==> flow/design.v <==
typedef enum logic [1:0] {
	S_IDLE,
	S_ENABLE_UART_RX,
	S_WAIT_UART_RX,
	S_M1_enable
} top_state_type;
typedef enum logic [4:0] {
	S_M1_IDLE,
	LEAD_IN_0,
	LEAD_IN_1,
	LEAD_IN_2,
	LEAD_IN_3,
	LEAD_IN_4,
	LEAD_IN_5,
	COMM_CASE_1_0,
	COMM_CASE_1_1,
	COMM_CASE_1_2,
	COMM_CASE_1_3,
	COMM_CASE_1_4,
	COMM_CASE_1_5,
	COMM_CASE_2_0,
	COMM_CASE_2_1,
	COMM_CASE_2_2,
	COMM_CASE_2_3,
	COMM_CASE_2_4,
	COMM_CASE_2_5,
	LEAD_OUT_0,
	LEAD_OUT_1,
	LEAD_OUT_2,
	LEAD_OUT_3,
	LEAD_OUT_4,
	LEAD_OUT_5
} M1_state_type;
typedef enum logic [1:0] {
	S_RXC_IDLE,
	S_RXC_SYNC,
	S_RXC_ASSEMBLE_DATA,
	S_RXC_STOP_BIT
} RX_Controller_state_type;
typedef enum logic [2:0] {
	S_US_IDLE,
	S_US_STRIP_FILE_HEADER_1,
	S_US_STRIP_FILE_HEADER_2,
	S_US_START_FIRST_BYTE_RECEIVE,
	S_US_WRITE_FIRST_BYTE,
	S_US_START_SECOND_BYTE_RECEIVE,
	S_US_WRITE_SECOND_BYTE
} UART_SRAM_state_type;
typedef enum logic [3:0] {
	S_VS_WAIT_NEW_PIXEL_ROW,
	S_VS_NEW_PIXEL_ROW_DELAY_1,
	S_VS_NEW_PIXEL_ROW_DELAY_2,
	S_VS_NEW_PIXEL_ROW_DELAY_3,
	S_VS_NEW_PIXEL_ROW_DELAY_4,
	S_VS_NEW_PIXEL_ROW_DELAY_5,
	S_VS_FETCH_PIXEL_DATA_0,
	S_VS_FETCH_PIXEL_DATA_1,
	S_VS_FETCH_PIXEL_DATA_2,
	S_VS_FETCH_PIXEL_DATA_3
} VGA_SRAM_state_type;
`timescale 1ns/100ps
`default_nettype none
module milestone1 (
		input logic clock,                    
		input logic Resetn,
		input logic Enable,
		output	logic [17:0] SRAM_address,
		output 	logic [15:0] SRAM_write_data,
		output	logic SRAM_we_n,
		input		logic [15:0] SRAM_read_data,
		output   logic M1_end
);
logic SRAM_ready;
M1_state_type state;
logic [17:0] U_address; 
logic [17:0] V_address;
logic [17:0] Y_address;
logic [17:0] RGB_address;
logic [63:0] U_values;  
logic [63:0] V_values; 
logic [31:0] Y_values;  
logic [63:0] temp_U;  
logic [63:0] temp_V;  
logic [31:0] temp_prime;  
logic [7:0] Uprime_values;  
logic [7:0] Vprime_values;  
logic [31:0] RGB_values;  
logic [7:0] redo, rede, greeno, greene, blueo, bluee;  
logic [31:0] red_calc, green_calc, blue_calc;  
logic [31:0] Uprime_odd;  
logic [31:0] Vprime_odd;  
logic FC_check;  
logic [7:0] some_counter;  
logic [7:0] pic_end;  
logic [31:0] mult_op1, mult_op2, mult_op3, mult_op4, mult_op5, mult_op6, Mult_result1, Mult_result2, Mult_result3;  
logic [63:0] Mult_result1_long, Mult_result2_long, Mult_result3_long;  
always_ff @(posedge clock or negedge Resetn) begin
	if (~Resetn) begin
		state <= S_M1_IDLE;
		SRAM_address <= 18'h00000;
		SRAM_write_data <= 16'h0000;
		SRAM_we_n <= 1'b1;
		U_address <= 18'd38400; 
		V_address <= 18'd57600;
		Y_address <= 18'h00000;
		RGB_address <= 18'd146944;
		U_values <= 64'b000000;
		V_values <= 64'b000000;
		Y_values <= 32'b00000;
		Uprime_values <= 16'b0000;
		Vprime_values <= 16'b0000;
		Uprime_odd <= 32'b00000;
		Vprime_odd <= 32'b00000;
		RGB_values <= 48'b000000;
		M1_end <= 1'b0;
		some_counter <= 8'b000;
		pic_end <= 8'b000;
		temp_U <= 64'b000000;
		temp_V <= 64'b000000;
		FC_check <= 1'b0;
		end 
		else begin
			case(state)
			S_M1_IDLE: begin
				if (Enable == 1 && pic_end != 240) begin
					U_values <= 64'b000000;
					V_values <= 64'b000000;
					Y_values <= 32'b00000;
					SRAM_we_n <= 1'b1;
					Uprime_values <= 16'b0000;
					Vprime_values <= 16'b0000;
					Uprime_odd <= 32'b00000;
					Vprime_odd <= 32'b00000;
					RGB_values <= 48'b000000;
					some_counter <= 8'h000;
					temp_U <= 64'b000000;
					temp_V <= 64'b000000;
					SRAM_we_n <= 1;
					SRAM_address <= U_address;  
					U_address <= U_address + 1'h1;  
					FC_check <= 1'b0;
					state <= LEAD_IN_0;		
				end
				else  if (pic_end >= 240) begin
					SRAM_we_n <= 1;
					M1_end <= 1'b1;	
				end
			end	
			LEAD_IN_0: begin  
				SRAM_address <= V_address;
				V_address <= V_address + 1'h1;			
				state <= LEAD_IN_1;
			end
			LEAD_IN_1: begin  
				SRAM_address <= Y_address;
				Y_address <= Y_address + 1'h1;		
				state <= LEAD_IN_2;
			end
			LEAD_IN_2: begin  
				SRAM_address <= U_address;
				U_address <= U_address + 1'h1;		
				U_values[63:48] <= SRAM_read_data;  
				state <= LEAD_IN_3;
			end
			LEAD_IN_3: begin  
				SRAM_address <= V_address;
				V_address <= V_address + 1'h1;
				V_values[63:48] <= SRAM_read_data;  
				state <= LEAD_IN_4;
			end
			LEAD_IN_4: begin
				Y_values[31:16] <= SRAM_read_data;  
				state <= LEAD_IN_5;
			end
			LEAD_IN_5:begin  
				U_values[47:32] <= SRAM_read_data;
				state <= COMM_CASE_1_0;			
			end
			COMM_CASE_1_0: begin
				if (FC_check == 0) begin 
					Uprime_values[7:0] <= U_values[63:56];
					Vprime_values[7:0] <= V_values[63:56];
					V_values[47:32] <= SRAM_read_data;
				end else begin
					Uprime_values[7:0] <= U_values[47:40];
					Vprime_values[7:0] <= V_values[47:40];
				end
				Uprime_odd[31:0] <= {{8{temp_prime[31]}},temp_prime[31:8]}; 
				SRAM_we_n <= 1;
				if (some_counter >= 'd156)
					SRAM_address <= U_address;
				else begin
					SRAM_address <= U_address;
					U_address <= U_address + 1'h1;
				end
				state <= COMM_CASE_1_1;
			end
			COMM_CASE_1_1: begin
				Vprime_odd[31:0] <= {{8{temp_prime[31]}},temp_prime[31:8]};
				if (FC_check == 1) begin
					temp_U[63:8] <= U_values[55:0];
					temp_V[63:8] <= V_values[55:0];
				end						
				if (some_counter >= 'd156)
					SRAM_address <= V_address;
				else begin
					SRAM_address <= V_address;
					V_address <= V_address + 1'h1;
				end
				state <= COMM_CASE_1_2;
			end
			COMM_CASE_1_2: begin
				if (FC_check == 1) begin
					U_values[63:0] <= temp_U[63:0];
					V_values[63:0] <= temp_V[63:0];
				end
				RGB_values[31:24] <= rede;  
				RGB_values[23:16] <= bluee;  
				if (some_counter >= 159)
					SRAM_address <= Y_address;
				else begin
					SRAM_address <= Y_address;	
					Y_address <= Y_address + 1'h1;
				end
				state <= COMM_CASE_1_3;				
			end
			COMM_CASE_1_3: begin				
				if (FC_check == 0)
					U_values[31:16] <= SRAM_read_data;
				else
					U_values[23:8] <= SRAM_read_data;
				SRAM_address <= RGB_address;
				RGB_address <= RGB_address + 1'h1;	
				SRAM_we_n <= 0;
				SRAM_write_data <= {{RGB_values[31:24]}, {greene[7:0]}};  
				state <= COMM_CASE_1_4;
			end
			COMM_CASE_1_4: begin
				if (FC_check == 0)
					V_values[31:16] <= SRAM_read_data;
				else
					V_values[23:8] <= SRAM_read_data;
				RGB_values[15:8] <= redo;  
				RGB_values[7:0] <= blueo;  
				SRAM_address <= RGB_address;
				RGB_address <= RGB_address + 1'h1;
				SRAM_write_data <= {{RGB_values[23:16]}, {redo[7:0]}};
				some_counter <= some_counter + 1;
				state <= COMM_CASE_1_5;	
			end
			COMM_CASE_1_5: begin
				Y_values[15:0] <= SRAM_read_data;
				SRAM_write_data <= {{greeno[7:0]}, {RGB_values[7:0]}};
				SRAM_address <= RGB_address;
				RGB_address <= RGB_address + 1'h1;
				if(some_counter == 159)  
					state <= LEAD_OUT_0;	
				else
					state <= COMM_CASE_2_0;
			end
			COMM_CASE_2_0: begin
				if (FC_check == 0) begin
					Uprime_values[7:0] <= U_values[55:48];
					Vprime_values[7:0] <= V_values[55:48];
				end else begin
					Uprime_values[7:0] <= U_values[47:40];
					Vprime_values[7:0] <= V_values[47:40];
				end
				Uprime_odd[31:0] <= {{8{temp_prime[31]}},temp_prime[31:8]};
				SRAM_we_n <= 1;
				SRAM_address <= Y_address;
				Y_address <= Y_address + 1'h1;
				state <= COMM_CASE_2_1;
			end
			COMM_CASE_2_1: begin
				Vprime_odd[31:0] <= {{8{temp_prime[31]}},temp_prime[31:8]}; 
				state <= COMM_CASE_2_2;
			end
			COMM_CASE_2_2: begin
				if (FC_check == 1) begin
					temp_U[63:8] <= U_values[55:0];
					temp_V[63:8] <= V_values[55:0];
				end	
				RGB_values[31:24] <= rede;  
				RGB_values[23:16] <= bluee;  
				state <= COMM_CASE_2_3;
			end
			COMM_CASE_2_3: begin
				if (FC_check == 1) begin
					U_values[63:0] <= temp_U[63:0];
					V_values[63:0] <= temp_V[63:0];
				end	
				Y_values[31:16] <= SRAM_read_data;
				SRAM_address <= RGB_address;
				SRAM_we_n <= 0;
				SRAM_write_data <= {{RGB_values[31:24]}, {greene[7:0]}};  
				RGB_address <= RGB_address + 1'h1;	
				state <= COMM_CASE_2_4;
			end
			COMM_CASE_2_4: begin
				RGB_values[15:8] <= redo;  
				RGB_values[7:0] <= blueo;  
				some_counter <= some_counter + 1;
				SRAM_address <= RGB_address;
				RGB_address <= RGB_address + 1'h1;	
				SRAM_write_data <= {{RGB_values[23:16]}, {redo[7:0]}};
				FC_check <= 1;
				state <= COMM_CASE_2_5;
			end
			COMM_CASE_2_5: begin
				SRAM_address <= RGB_address;
				RGB_address <= RGB_address + 1'h1;	
				SRAM_write_data <= {{greeno[7:0]}, {RGB_values[7:0]}};
				if(some_counter == 159) begin
					state <= LEAD_OUT_0;	
				end
				else
					state <= COMM_CASE_1_0;
			end
			LEAD_OUT_0: begin
				SRAM_we_n <= 1;
				Uprime_values[7:0] <= U_values[47:40];
				Vprime_values[7:0] <= V_values[47:40];		
				Uprime_odd[31:0] <= {{8{temp_prime[31]}},temp_prime[31:8]};
				state <= LEAD_OUT_1;
			end
			LEAD_OUT_1: begin
				Vprime_odd[31:0] <= {{8{temp_prime[31]}},temp_prime[31:8]};
				state <= LEAD_OUT_2;
			end
			LEAD_OUT_2: begin
				RGB_values[31:24] <= rede;  
				RGB_values[23:16] <= bluee;  
				state <= LEAD_OUT_3;
			end
			LEAD_OUT_3: begin
				SRAM_address <= RGB_address;
				SRAM_write_data <= {{RGB_values[31:24]}, {greene[7:0]}};  
				SRAM_we_n <= 0;
				RGB_address <= RGB_address + 1;
				state <= LEAD_OUT_4;
			end
			LEAD_OUT_4: begin
				RGB_values[15:8] <= redo;  
				RGB_values[7:0] <= blueo;  
				FC_check <= 0;
				SRAM_address <= RGB_address;
				SRAM_write_data <= {{RGB_values[23:16]}, {redo[7:0]}};	
				RGB_address <= RGB_address + 1;
				state <= LEAD_OUT_5;
			end
			LEAD_OUT_5: begin
				SRAM_address <= RGB_address;
				SRAM_write_data <= {{greeno[7:0]}, {RGB_values[7:0]}};
				RGB_address <= RGB_address + 1'h1;
				pic_end <= pic_end + 1;
				state <= S_M1_IDLE;
			end
			default: state <= S_M1_IDLE;
			endcase			
end
end
always_comb begin
	mult_op1 = 0;
	mult_op2 = 0;
	mult_op3 = 0;
	mult_op4 = 0;
	mult_op5 = 0;
	mult_op6 = 0;
	case(state)
	COMM_CASE_1_0: begin
	if (FC_check == 0) begin
		mult_op1 = 32'd21;
		mult_op2 = U_values[63:56] + U_values[39:32];
		mult_op3 = -32'd52; 
		mult_op4 = U_values[63:56] + U_values[47:40];
		mult_op5 = 32'd159;
		mult_op6 = U_values[63:56] + U_values[55:48];
	end
	else if (some_counter == 158) begin
		mult_op1 = 32'd21;
		mult_op2 = U_values[63:56] + U_values[39:32];
		mult_op3 = -32'd52; 
		mult_op4 = U_values[55:48] + U_values[39:32];
		mult_op5 = 32'd159;
		mult_op6 = U_values[47:40] + U_values[39:32];
	end
	else begin
		mult_op1 = 32'd21;
		mult_op2 = U_values[63:56] + U_values[23:16];
		mult_op3 = -32'd52; 
		mult_op4 = U_values[55:48] + U_values[31:24];
		mult_op5 = 32'd159;
		mult_op6 = U_values[47:40] + U_values[39:32];
	end
	end
	COMM_CASE_1_1: begin
	if (FC_check == 0) begin
		mult_op1 = 32'd21;
		mult_op2 = V_values[63:56] + V_values[39:32];
		mult_op3 = -32'd52; 
		mult_op4 = V_values[63:56] + V_values[47:40];
		mult_op5 = 32'd159;
		mult_op6 = V_values[63:56] + V_values[55:48];
	end 
	else if (some_counter == 158) begin
		mult_op1 = 32'd21;
		mult_op2 = V_values[63:56] + V_values[39:32];
		mult_op3 = -32'd52; 
		mult_op4 = V_values[55:48] + V_values[39:32];
		mult_op5 = 32'd159;
		mult_op6 = V_values[47:40] + V_values[39:32];
	end
	else begin	
		mult_op1 = 32'd21;
		mult_op2 = V_values[63:56] + V_values[23:16];
		mult_op3 = -32'd52; 
		mult_op4 = V_values[55:48] + V_values[31:24];
		mult_op5 = 32'd159;
		mult_op6 = V_values[47:40] + V_values[39:32];
	end
	end
	COMM_CASE_1_2: begin
		mult_op1 = Y_values[31:24] + (-32'd16);
		mult_op2 = 32'd76284;
		mult_op3 = Vprime_values[7:0] + (-32'd128);
		mult_op4 = 32'd104595;
		mult_op5 = Uprime_values[7:0] + (-32'd128);
		mult_op6 = 32'd132251;
	end
	COMM_CASE_1_3: begin
		mult_op1 = Y_values[31:24] + (-32'd16);
		mult_op2 = 32'd76284;
		mult_op3 = Vprime_values[7:0] + (-32'd128);
		mult_op4 = -32'd53281;
		mult_op5 = Uprime_values[7:0] + (-32'd128);
		mult_op6 = -32'd25624;
	end
	COMM_CASE_1_4: begin
		mult_op1 = Y_values[23:16] + (-32'd16);
		mult_op2 = 32'd76284;
		mult_op3 = Vprime_odd[31:0] + (-32'd128);
		mult_op4 = 32'd104595;
		mult_op5 = Uprime_odd[31:0] + (-32'd128);
		mult_op6 = 32'd132251;
	end
	COMM_CASE_1_5: begin
		mult_op1 = Y_values[23:16] + (-32'd16);
		mult_op2 = 32'd76284;
		mult_op3 = Vprime_odd[31:0] + (-32'd128);
		mult_op4 = -32'd53281;
		mult_op5 = Uprime_odd[31:0] + (-32'd128);
		mult_op6 = -32'd25624;
	end
	COMM_CASE_2_0: begin
	if (FC_check == 0) begin
		mult_op1 = 32'd21;
		mult_op2 = U_values[63:56] + U_values[31:24];
		mult_op3 = -32'd52; 
		mult_op4 = U_values[63:56] + U_values[39:32];
		mult_op5 = 32'd159;
		mult_op6 = U_values[55:48] + U_values[47:40];
	end 
	else if (some_counter == 157) begin
		mult_op1 = 32'd21;
		mult_op2 = U_values[63:56] + U_values[31:24];
		mult_op3 = -32'd52; 
		mult_op4 = U_values[55:48] + U_values[31:24];
		mult_op5 = 32'd159;
		mult_op6 = U_values[47:40] + U_values[39:32];
	end else begin	
		mult_op1 = 32'd21;
		mult_op2 = U_values[63:56] + U_values[23:16];
		mult_op3 = -32'd52; 
		mult_op4 = U_values[55:48] + U_values[31:24];
		mult_op5 = 32'd159;
		mult_op6 = U_values[47:40] + U_values[39:32];
	end
	end
	COMM_CASE_2_1: begin
	if (FC_check == 0) begin
		mult_op1 = 32'd21;
		mult_op2 = V_values[63:56] + V_values[31:24];
		mult_op3 = -32'd52; 
		mult_op4 = V_values[63:56] + V_values[39:32];
		mult_op5 = 32'd159;
		mult_op6 = V_values[55:48] + V_values[47:40];
	end else if (some_counter == 157) begin
		mult_op1 = 32'd21;
		mult_op2 = V_values[63:56] + V_values[31:24];
		mult_op3 = -32'd52; 
		mult_op4 = V_values[55:48] + V_values[31:24];
		mult_op5 = 32'd159;
		mult_op6 = V_values[47:40] + V_values[39:32];
	end else begin	
		mult_op1 = 32'd21;
		mult_op2 = V_values[63:56] + V_values[23:16];
		mult_op3 = -32'd52; 
		mult_op4 = V_values[55:48] + V_values[31:24];
		mult_op5 = 32'd159;
		mult_op6 = V_values[47:40] + V_values[39:32];
	end
	end
	COMM_CASE_2_2: begin
		mult_op1 = Y_values[15:8] + (-32'd16);
		mult_op2 = 32'd76284;
		mult_op3 = Vprime_values[7:0] + (-32'd128);
		mult_op4 = 32'd104595;
		mult_op5 = Uprime_values[7:0] + (-32'd128);
		mult_op6 = 32'd132251;
	end
	COMM_CASE_2_3: begin
		mult_op1 = Y_values[15:8] + (-32'd16);
		mult_op2 = 32'd76284;
		mult_op3 = Vprime_values[7:0] + (-32'd128);
		mult_op4 = -32'd53281;
		mult_op5 = Uprime_values[7:0] + (-32'd128);
		mult_op6 = -32'd25624;
	end
	COMM_CASE_2_4: begin
		mult_op1 = Y_values[7:0] + (-32'd16);
		mult_op2 = 32'd76284;
		mult_op3 = Vprime_odd[31:0] + (-32'd128);
		mult_op4 = 32'd104595;
		mult_op5 = Uprime_odd[31:0] + (-32'd128);
		mult_op6 = 32'd132251;
	end
	COMM_CASE_2_5: begin
		mult_op1 = Y_values[7:0] + (-32'd16);
		mult_op2 = 32'd76284;
		mult_op3 = Vprime_odd[31:0] + (-32'd128);
		mult_op4 = -32'd53281;
		mult_op5 = Uprime_odd[31:0] + (-32'd128);
		mult_op6 = -32'd25624;
	end
	LEAD_OUT_0: begin
		mult_op1 = 32'd21;
		mult_op2 = U_values[63:56] + U_values[47:40];
		mult_op3 = -32'd52; 
		mult_op4 = U_values[55:48] + U_values[47:40];
		mult_op5 = 32'd159;
		mult_op6 = U_values[47:40] + U_values[47:40];
	end
	LEAD_OUT_1: begin
		mult_op1 = 32'd21;
		mult_op2 = V_values[63:56] + V_values[47:40];
		mult_op3 = -32'd52; 
		mult_op4 = V_values[55:48] + V_values[47:40];
		mult_op5 = 32'd159;
		mult_op6 = V_values[47:40] + V_values[47:40];
	end
	LEAD_OUT_2: begin
		mult_op1 = Y_values[15:8] + (-32'd16);
		mult_op2 = 32'd76284;
		mult_op3 = Vprime_values[7:0] + (-32'd128);
		mult_op4 = 32'd104595;
		mult_op5 = Uprime_values[7:0] + (-32'd128);
		mult_op6 = 32'd132251;
	end
	LEAD_OUT_3: begin
		mult_op1 = Y_values[15:8] + (-32'd16);
		mult_op2 = 32'd76284;
		mult_op3 = Vprime_values[7:0] + (-32'd128);
		mult_op4 = -32'd53281;
		mult_op5 = Uprime_values[7:0] + (-32'd128);
		mult_op6 = -32'd25624;
	end
	LEAD_OUT_4: begin
		mult_op1 = Y_values[7:0] + (-32'd16);
		mult_op2 = 32'd76284;
		mult_op3 = Vprime_odd[31:0] + (-32'd128);
		mult_op4 = 32'd104595;
		mult_op5 = Uprime_odd[31:0] + (-32'd128);
		mult_op6 = 32'd132251;
	end
	LEAD_OUT_5: begin
		mult_op1 = Y_values[7:0] + (-32'd16);
		mult_op2 = 32'd76284;
		mult_op3 = Vprime_odd[31:0] + (-32'd128);
		mult_op4 = -32'd53281;
		mult_op5 = Uprime_odd[31:0] + (-32'd128);
		mult_op6 = -32'd25624;
	end
	endcase
end
assign Mult_result1_long = mult_op1* mult_op2;
assign Mult_result2_long = mult_op3* mult_op4;
assign Mult_result3_long = mult_op5* mult_op6;
assign Mult_result1 = Mult_result1_long[31:0];
assign Mult_result2 = Mult_result2_long[31:0];
assign Mult_result3 = Mult_result3_long[31:0];
assign temp_prime[31:0] = Mult_result1 + Mult_result2 + Mult_result3 + 32'd128;
always_comb begin
	red_calc = Mult_result1 + Mult_result2;
	green_calc = Mult_result1 + Mult_result2 + Mult_result3;
	blue_calc = Mult_result1 + Mult_result3;
	if(red_calc[31] == 1) begin
		redo = 8'd0;
		rede = 8'd0;
	end else 
	if(red_calc[30:24] > 0) begin
			redo = 8'd255;
			rede = 8'd255;
	end else begin
		redo = red_calc[23:16];
		rede = red_calc[23:16];
	end
	if(green_calc[31] == 1) begin
		greeno = 8'd0;
		greene = 8'd0;
	end else 
	if(green_calc[30:24] > 0) begin
			greeno = 8'd255;
			greene = 8'd255;
	end else begin
		greeno = green_calc[23:16];
		greene = green_calc[23:16];
	end
	if(blue_calc[31] == 1) begin
		blueo = 8'd0;
		bluee = 8'd0;
	end else 
	if(blue_calc[30:24] > 0) begin
			blueo = 8'd255;
			bluee = 8'd255;
	end else begin
		blueo = blue_calc[23:16];
		bluee = blue_calc[23:16];
	end
end
endmodule
**Reports on milestone1**

The steps from the RTL of milestone1 to its reports follow in flow order.
Lines are those of the file above, counted from 1.
Operators carry their Yosys type and port widths (W data, S select, Z words).
Cell names lack the library's common part.
Not given: n/a

- Top: milestone1
- Clock: clock
- Library: sky130hd
- Timing corner: tt_025C_1v80

**Word level**

Yosys after proc, flatten, opt, wreduce and memory -nomap, before mapping. Memory bits, and registers merged into a memory's read port (data or address), are not among the register bits. Print and check cells are not counted.

- Output and inout bits: 36
- Cells after elaboration: 301
- Register bits: 498

- Multiply operators: 3
- $add $sub $neg: 39
- Bitwise gates (word level): 1
- Order comparisons: 6
- Multiplexer cells: 98
- Equal/unequal tests: 40
- Reduce/logical cells: 81

Operator list:

| kind | count |
|---|---|
| $mul A32 B32 Y32 | 3 |
| $pmux W32 S8 | 2 |
| $pmux W16 S3 | 5 |
| $pmux W56 S2 | 2 |
| $add A8 B32 Y32 const B | 6 |
| $pmux W32 S3 | 2 |
| $add A8 B8 Y9 | 20 |
| $mux W8 | 21 |
| $mux W56 | 3 |
| $mux W9 | 18 |
| $pmux W32 S5 | 1 |
| $pmux W8 S3 | 6 |
| $pmux W32 S2 | 2 |
| $pmux W5 S24 | 1 |
| $pmux W17 S7 | 1 |
| $pmux W18 S2 | 3 |
| $add A32 B32 Y32 | 3 |
| $mux W16 | 6 |
| $add A18 B1 Y18 const B | 5 |
| $pmux W18 S5 | 1 |
| $mux W18 | 5 |
| $pmux W8 S2 | 5 |
| $add A32 B32 Y32 const B | 2 |
| $pmux W16 S2 | 2 |
| $pmux W8 S4 | 2 |
| $pmux W18 S3 | 1 |
| $eq A5 B5 Y1 const B | 9 |
| $eq A5 B4 Y1 const B | 8 |

Not listed: further kinds 33, cells in them 123.

**Depth**

Yosys ltp: most cells in a row. Word level: on the elaborated netlist, between registers, memories and ports. Mapped: between sequential cells and ports; inverters and the memories' decode and read muxes count.

- Depth in word-level cells: 11
- ABC_AREA: 0
- Depth in mapped cells: 69

**Netlist**

Yosys stat after the flow's synthesis: flattened, memories mapped to cells. It holds for the ABC_AREA given above (unset counts as 0); a run with the other value may have another netlist.

Cells by type:

| type | count | area in all (µm²) |
|---|---|---|
| fa_1 | 941 | 1.88E+04 |
| dfrtp_1 | 462 | 1.16E+04 |
| ha_1 | 582 | 7.28E+03 |
| inv_1 | 1239 | 4650.71 |
| nand2_1 | 856 | 3.21E+03 |
| xnor2_1 | 272 | 2.38E+03 |
| nor2_1 | 492 | 1.85E+03 |
| a21oi_1 | 333 | 1.67E+03 |
| o21ai_0 | 323 | 1616.55 |
| xor2_1 | 122 | 1.07E+03 |
| a22oi_1 | 127 | 953.414 |
| clkbuf_1 | 240 | 900.864 |
| a22o_1 | 90 | 788.256 |
| a21o_1 | 86 | 645.619 |
| dfstp_2 | 16 | 420.403 |
| nand3_1 | 79 | 395.379 |
| o21bai_1 | 51 | 382.867 |
| a222oi_1 | 38 | 380.365 |

Not listed: further types 92, cells in them 912.

- Buffers: 301
- Flip-flop cells: 478
- Chip area (Yosys): 65836.9 µm²
- Cell count: 7261

**Path before layout**

Path of least setup slack by OpenSTA after synthesis, without wires, with an ideal clock, recovery checks aside; 20% of the period is set as input and as output delay. Where synthesis merged equal registers, the netlist keeps one of their names.

- Path type: register -> register
- From: register state
- To: register SRAM_write_data[13]
- Driving pins on the path: 64
- Library setup time: 0.129 ns
- Required time: 19.871 ns
- Data arrival time: 15.467 ns
- Period: 20.0 ns
- Path delay: 15.596 ns
- Path slack: 4.404 ns
- Buffers on the path: 7
- Period reached after synthesis: 15.596 ns

"path delay" is the arrival time less input delay plus setup time.
"driving pins on the path" counts driving pins, that of a launching flip-flop among them; a cell with two outputs on the path counts twice.
"period reached after synthesis" is the clock period less the worst setup slack; recovery checks do not enter. This is arithmetic on one report: input and output delays are still those of the set period (20% each).
An end named without its bit number is one bit of that signal or, where synthesis recoded a state register, one of its new flip-flops.
The rows between start and end are the longest chain of elaborated cells between them; the timing report does not say that the signal goes this way. Where chains are equally long, one stands for them.
Each line given opens the expression or statement behind the cell; cells for indexed reads and writes are added by Yosys, which also makes memories of some case tables.
A register here has more assigning lines than the two given.

- Cell sequence: dfrtp_1 > nor4_4 > nand2_2 > buf_2 > buf_1 > clkbuf_1 > o21ai_0 > o31ai_1 > and3_1 > ha_1 > nand2b_1 > clkbuf_1 > inv_1 > fa_1 > inv_1 > fa_1 > inv_1 > ha_1 > [28 not listed] > a21oi_1 > o21ai_1 > o31ai_1 > xnor2_1 > ha_1 > clkbuf_1 > a21o_1 > a21o_1 > a21oi_1 > a21boi_2 > a21oi_1 > xnor2_2 > or4b_1 > or4b_1 > clkbuf_1 > buf_2 > o211ai_1 > a31oi_1
- Length of the longest elaborated chain: 10

RTL lines, path after synthesis:

| what | line | text |
|---|---|---|
| from (decl) | 74 | `M1_state_type state;` |
| from (assign) | 99 | `state <= S_M1_IDLE;` |
| from (assign) | 142 | `state <= LEAD_IN_0;` |
| $eq A5 B5 Y1 | 370 | `case(state)` |
| $reduce_or A4 Y1 | n/a |  |
| $pmux W32 S5 | 370 |  |
| $mul A32 B32 Y32 | 586 | `assign Mult_result1_long = mult_op1* mult_op2;` |
| $add A32 B32 Y32 (2 in a row) | 595 | `green_calc = Mult_result1 + Mult_result2 + Mult_result3;` |
| $gt A7 B1 Y1 | 612 | `if(green_calc[30:24] > 0) begin` |
| $mux W8 | 612 |  |
| $mux W8 | 608 | `if(green_calc[31] == 1) begin` |
| $pmux W16 S3 | 123 | `case(state)` |
| to (assign) | 235 | `SRAM_write_data <= {{RGB_values[31:24]}, {greene[7:0]}};` |
| to (assign) | 247 | `SRAM_write_data <= {{RGB_values[23:16]}, {redo[7:0]}};` |
| to (decl) | 68 | `output logic [15:0] SRAM_write_data,` |

**Worst path after layout**

Path of least setup slack in the final report of run 1 (OpenROAD, finished layout, wires in). Where an end is a register, its clock arrival counts in the times.

- Path type: register -> register
- From: register state
- To: register SRAM_write_data[13]
- Driving pins on the path: 57
- Required time: 20.50 ns
- Library setup time: 0.12 ns
- Path slack: 1.93 ns
- Period: 20.0 ns
- Buffers on the path: 1
- Data arrival time: 18.58 ns

An end named without its bit number is one bit of that signal or, where synthesis recoded a state register, one of its new flip-flops.
A register here has more assigning lines than the two given.

- Cell sequence: dfrtp_1 > or4_1 > buf_4 > a222oi_1 > o21ai_0 > o31ai_1 > ha_1 > nand2_1 > nor2_1 > inv_1 > fa_1 > fa_1 > inv_1 > ha_1 > fa_1 > fa_1 > inv_1 > fa_1 > [21 not listed] > inv_1 > fa_1 > inv_1 > fa_1 > ha_1 > and3_1 > a211o_1 > xor2_1 > ha_1 > a21o_1 > a21oi_1 > a21boi_2 > a21oi_1 > xnor2_2 > or4b_1 > or4b_1 > o211ai_1 > a31oi_1

RTL lines, path after layout:

| what | line | text |
|---|---|---|
| from (decl) | 74 | `M1_state_type state;` |
| from (assign) | 99 | `state <= S_M1_IDLE;` |
| from (assign) | 142 | `state <= LEAD_IN_0;` |
| to (assign) | 235 | `SRAM_write_data <= {{RGB_values[31:24]}, {greene[7:0]}};` |
| to (assign) | 247 | `SRAM_write_data <= {{RGB_values[23:16]}, {redo[7:0]}};` |
| to (decl) | 68 | `output logic [15:0] SRAM_write_data,` |

No chain of elaborated cells between the ends is given.

# Flow runs of milestone1

Settings and measured results of 4 stored flow runs for module milestone1 (sky130hd), not sorted in any way. The constraints put input and output delay at 20% of the set period each and load the outputs with 0.01 pF.
"reached clock period" is the run's clock period less its worst setup slack. It is reckoned from that one timing run; input and output delays stay at 20% of the period that was set.
"time used up by the worst setup path" is the time allowed to the run's worst setup path (the clock period less input and output delay, where it has them) less its slack. Clock arrival times count: a late capture clock shortens it, a late launch clock lengthens it.

### Run 1

==> flow/run.sh <==
#!/bin/bash
# the make line also repeats the synthesis and layout settings of config.mk as NAME=value (left out here)
make -C /OpenROAD-flow-scripts/flow DESIGN_CONFIG=/design/flow/config.mk WORK_HOME=/design/flow/orfs CLKGATE_MAP_FILE= finish
==> flow/config.mk <==
export PLATFORM = sky130hd
export DESIGN_NAME = milestone1
export DESIGN_NICKNAME = milestone1
export VERILOG_FILES = /design/flow/design.v
export SDC_FILE = /design/flow/constraint.sdc
export NUM_CORES = 4
export LEC_CHECK = 0
export CAP_MARGIN = 40
export CELL_PAD_IN_SITES_DETAIL_PLACEMENT = 0
export CORE_ASPECT_RATIO = 0.54
export CORE_MARGIN = 5
export CORE_UTILIZATION = 62
export CTS_CLUSTER_DIAMETER = 354
export GPL_ROUTABILITY_DRIVEN = 0
export GPL_TIMING_DRIVEN = 1
export SLEW_MARGIN = 20
==> flow/constraint.sdc <==
create_clock -name core_clock -period 20.0 [get_ports {clock}]
set_input_delay 4.0000 -clock core_clock [delete_from_list [all_inputs] [get_ports {clock}]]
set_output_delay 4.0000 -clock core_clock [all_outputs]
set_load 0.01 [all_outputs]

Results of run 1:
- Post-synthesis cell area: 65836.9 µm²
- Utilization in the final report: 0.67
- Worst setup slack after layout: 1.927 ns
- Die outline area: 113116.0 µm²
- Final setup TNS: 0.000 ns
- Standard-cell area of the final layout: 70261.1 µm²
- Reached clock period: 18.073 ns
- Time used up by the worst setup path: 18.07 ns
- Worst setup path type: register -> register
- Smallest hold slack: 0.374 ns

### Run 2

==> flow/run.sh <==
#!/bin/bash
# the make line also repeats the synthesis and layout settings of config.mk as NAME=value (left out here)
make -C /OpenROAD-flow-scripts/flow DESIGN_CONFIG=/design/flow/config.mk WORK_HOME=/design/flow/orfs CLKGATE_MAP_FILE= finish
==> flow/config.mk <==
export PLATFORM = sky130hd
export DESIGN_NAME = milestone1
export DESIGN_NICKNAME = milestone1
export VERILOG_FILES = /design/flow/design.v
export SDC_FILE = /design/flow/constraint.sdc
export NUM_CORES = 4
export LEC_CHECK = 0
export ABC_AREA = 1
export CAP_MARGIN = 20
export CELL_PAD_IN_SITES_DETAIL_PLACEMENT = 0
export CELL_PAD_IN_SITES_GLOBAL_PLACEMENT = 2
export CORE_MARGIN = 5
export CORE_UTILIZATION = 40
export GPL_TIMING_DRIVEN = 0
export HOLD_SLACK_MARGIN = 0.05
export MAX_ROUTING_LAYER = met5
export MIN_ROUTING_LAYER = met2
export PLACE_DENSITY_LB_ADDON = 0.28
export SETUP_SLACK_MARGIN = 4.42
export SLEW_MARGIN = 20
==> flow/constraint.sdc <==
create_clock -name core_clock -period 20.0 [get_ports {clock}]
set_input_delay 4.0000 -clock core_clock [delete_from_list [all_inputs] [get_ports {clock}]]
set_output_delay 4.0000 -clock core_clock [all_outputs]
set_load 0.01 [all_outputs]

Results of run 2:
- Post-synthesis cell area: 68669.6 µm²
- Utilization in the final report: 0.458
- Worst setup slack after layout: 4.419 ns
- Die outline area: 180060.0 µm²
- Final setup TNS: 0.000 ns
- Standard-cell area of the final layout: 78393.9 µm²
- Reached clock period: 15.581 ns
- Time used up by the worst setup path: 15.58 ns
- Worst setup path type: register -> register
- Smallest hold slack: 0.389 ns

### Run 3

==> flow/run.sh <==
#!/bin/bash
# the make line also repeats the synthesis and layout settings of config.mk as NAME=value (left out here)
make -C /OpenROAD-flow-scripts/flow DESIGN_CONFIG=/design/flow/config.mk WORK_HOME=/design/flow/orfs CLKGATE_MAP_FILE= finish
==> flow/config.mk <==
export PLATFORM = sky130hd
export DESIGN_NAME = milestone1
export DESIGN_NICKNAME = milestone1
export VERILOG_FILES = /design/flow/design.v
export SDC_FILE = /design/flow/constraint.sdc
export NUM_CORES = 4
export LEC_CHECK = 0
export ABC_AREA = 0
export CAP_MARGIN = 20
export CELL_PAD_IN_SITES_DETAIL_PLACEMENT = 0
export CELL_PAD_IN_SITES_GLOBAL_PLACEMENT = 2
export CORE_MARGIN = 5
export CORE_UTILIZATION = 40
export GPL_TIMING_DRIVEN = 0
export HOLD_SLACK_MARGIN = 0.05
export MAX_ROUTING_LAYER = met5
export MIN_ROUTING_LAYER = met2
export PLACE_DENSITY_LB_ADDON = 0.28
export SLEW_MARGIN = 20
==> flow/constraint.sdc <==
create_clock -name core_clock -period 11.2 [get_ports {clock}]
set_input_delay 2.2400 -clock core_clock [delete_from_list [all_inputs] [get_ports {clock}]]
set_output_delay 2.2400 -clock core_clock [all_outputs]
set_load 0.01 [all_outputs]

Results of run 3:
- Post-synthesis cell area: 65836.9 µm²
- Utilization in the final report: 0.486
- Worst setup slack after layout: -5.007 ns
- Die outline area: 172806.0 µm²
- Final setup TNS: -276.600 ns
- Standard-cell area of the final layout: 79223.5 µm²
- Reached clock period: 16.207 ns
- Time used up by the worst setup path: 16.21 ns
- Worst setup path type: register -> register
- Smallest hold slack: 0.371 ns

### Run 4

==> flow/run.sh <==
#!/bin/bash
# the make line also repeats the synthesis and layout settings of config.mk as NAME=value (left out here)
make -C /OpenROAD-flow-scripts/flow DESIGN_CONFIG=/design/flow/config.mk WORK_HOME=/design/flow/orfs CLKGATE_MAP_FILE= finish
==> flow/config.mk <==
export PLATFORM = sky130hd
export DESIGN_NAME = milestone1
export DESIGN_NICKNAME = milestone1
export VERILOG_FILES = /design/flow/design.v
export SDC_FILE = /design/flow/constraint.sdc
export NUM_CORES = 4
export LEC_CHECK = 0
export CAP_MARGIN = 40
export CELL_PAD_IN_SITES_DETAIL_PLACEMENT = 0
export CORE_ASPECT_RATIO = 0.54
export CORE_MARGIN = 2
export CORE_UTILIZATION = 62
export CTS_CLUSTER_DIAMETER = 354
export GPL_ROUTABILITY_DRIVEN = 0
export GPL_TIMING_DRIVEN = 1
export SLEW_MARGIN = 20
==> flow/constraint.sdc <==
create_clock -name core_clock -period 27.1 [get_ports {clock}]
set_input_delay 5.4200 -clock core_clock [delete_from_list [all_inputs] [get_ports {clock}]]
set_output_delay 5.4200 -clock core_clock [all_outputs]
set_load 0.01 [all_outputs]

Results of run 4:
- Post-synthesis cell area: 65836.9 µm²
- Utilization in the final report: 0.672
- Worst setup slack after layout: 8.914 ns
- Die outline area: 108935.0 µm²
- Final setup TNS: 0.000 ns
- Standard-cell area of the final layout: 70400.0 µm²
- Reached clock period: 18.186 ns
- Time used up by the worst setup path: 18.19 ns
- Worst setup path type: register -> register
- Smallest hold slack: 0.379 ns
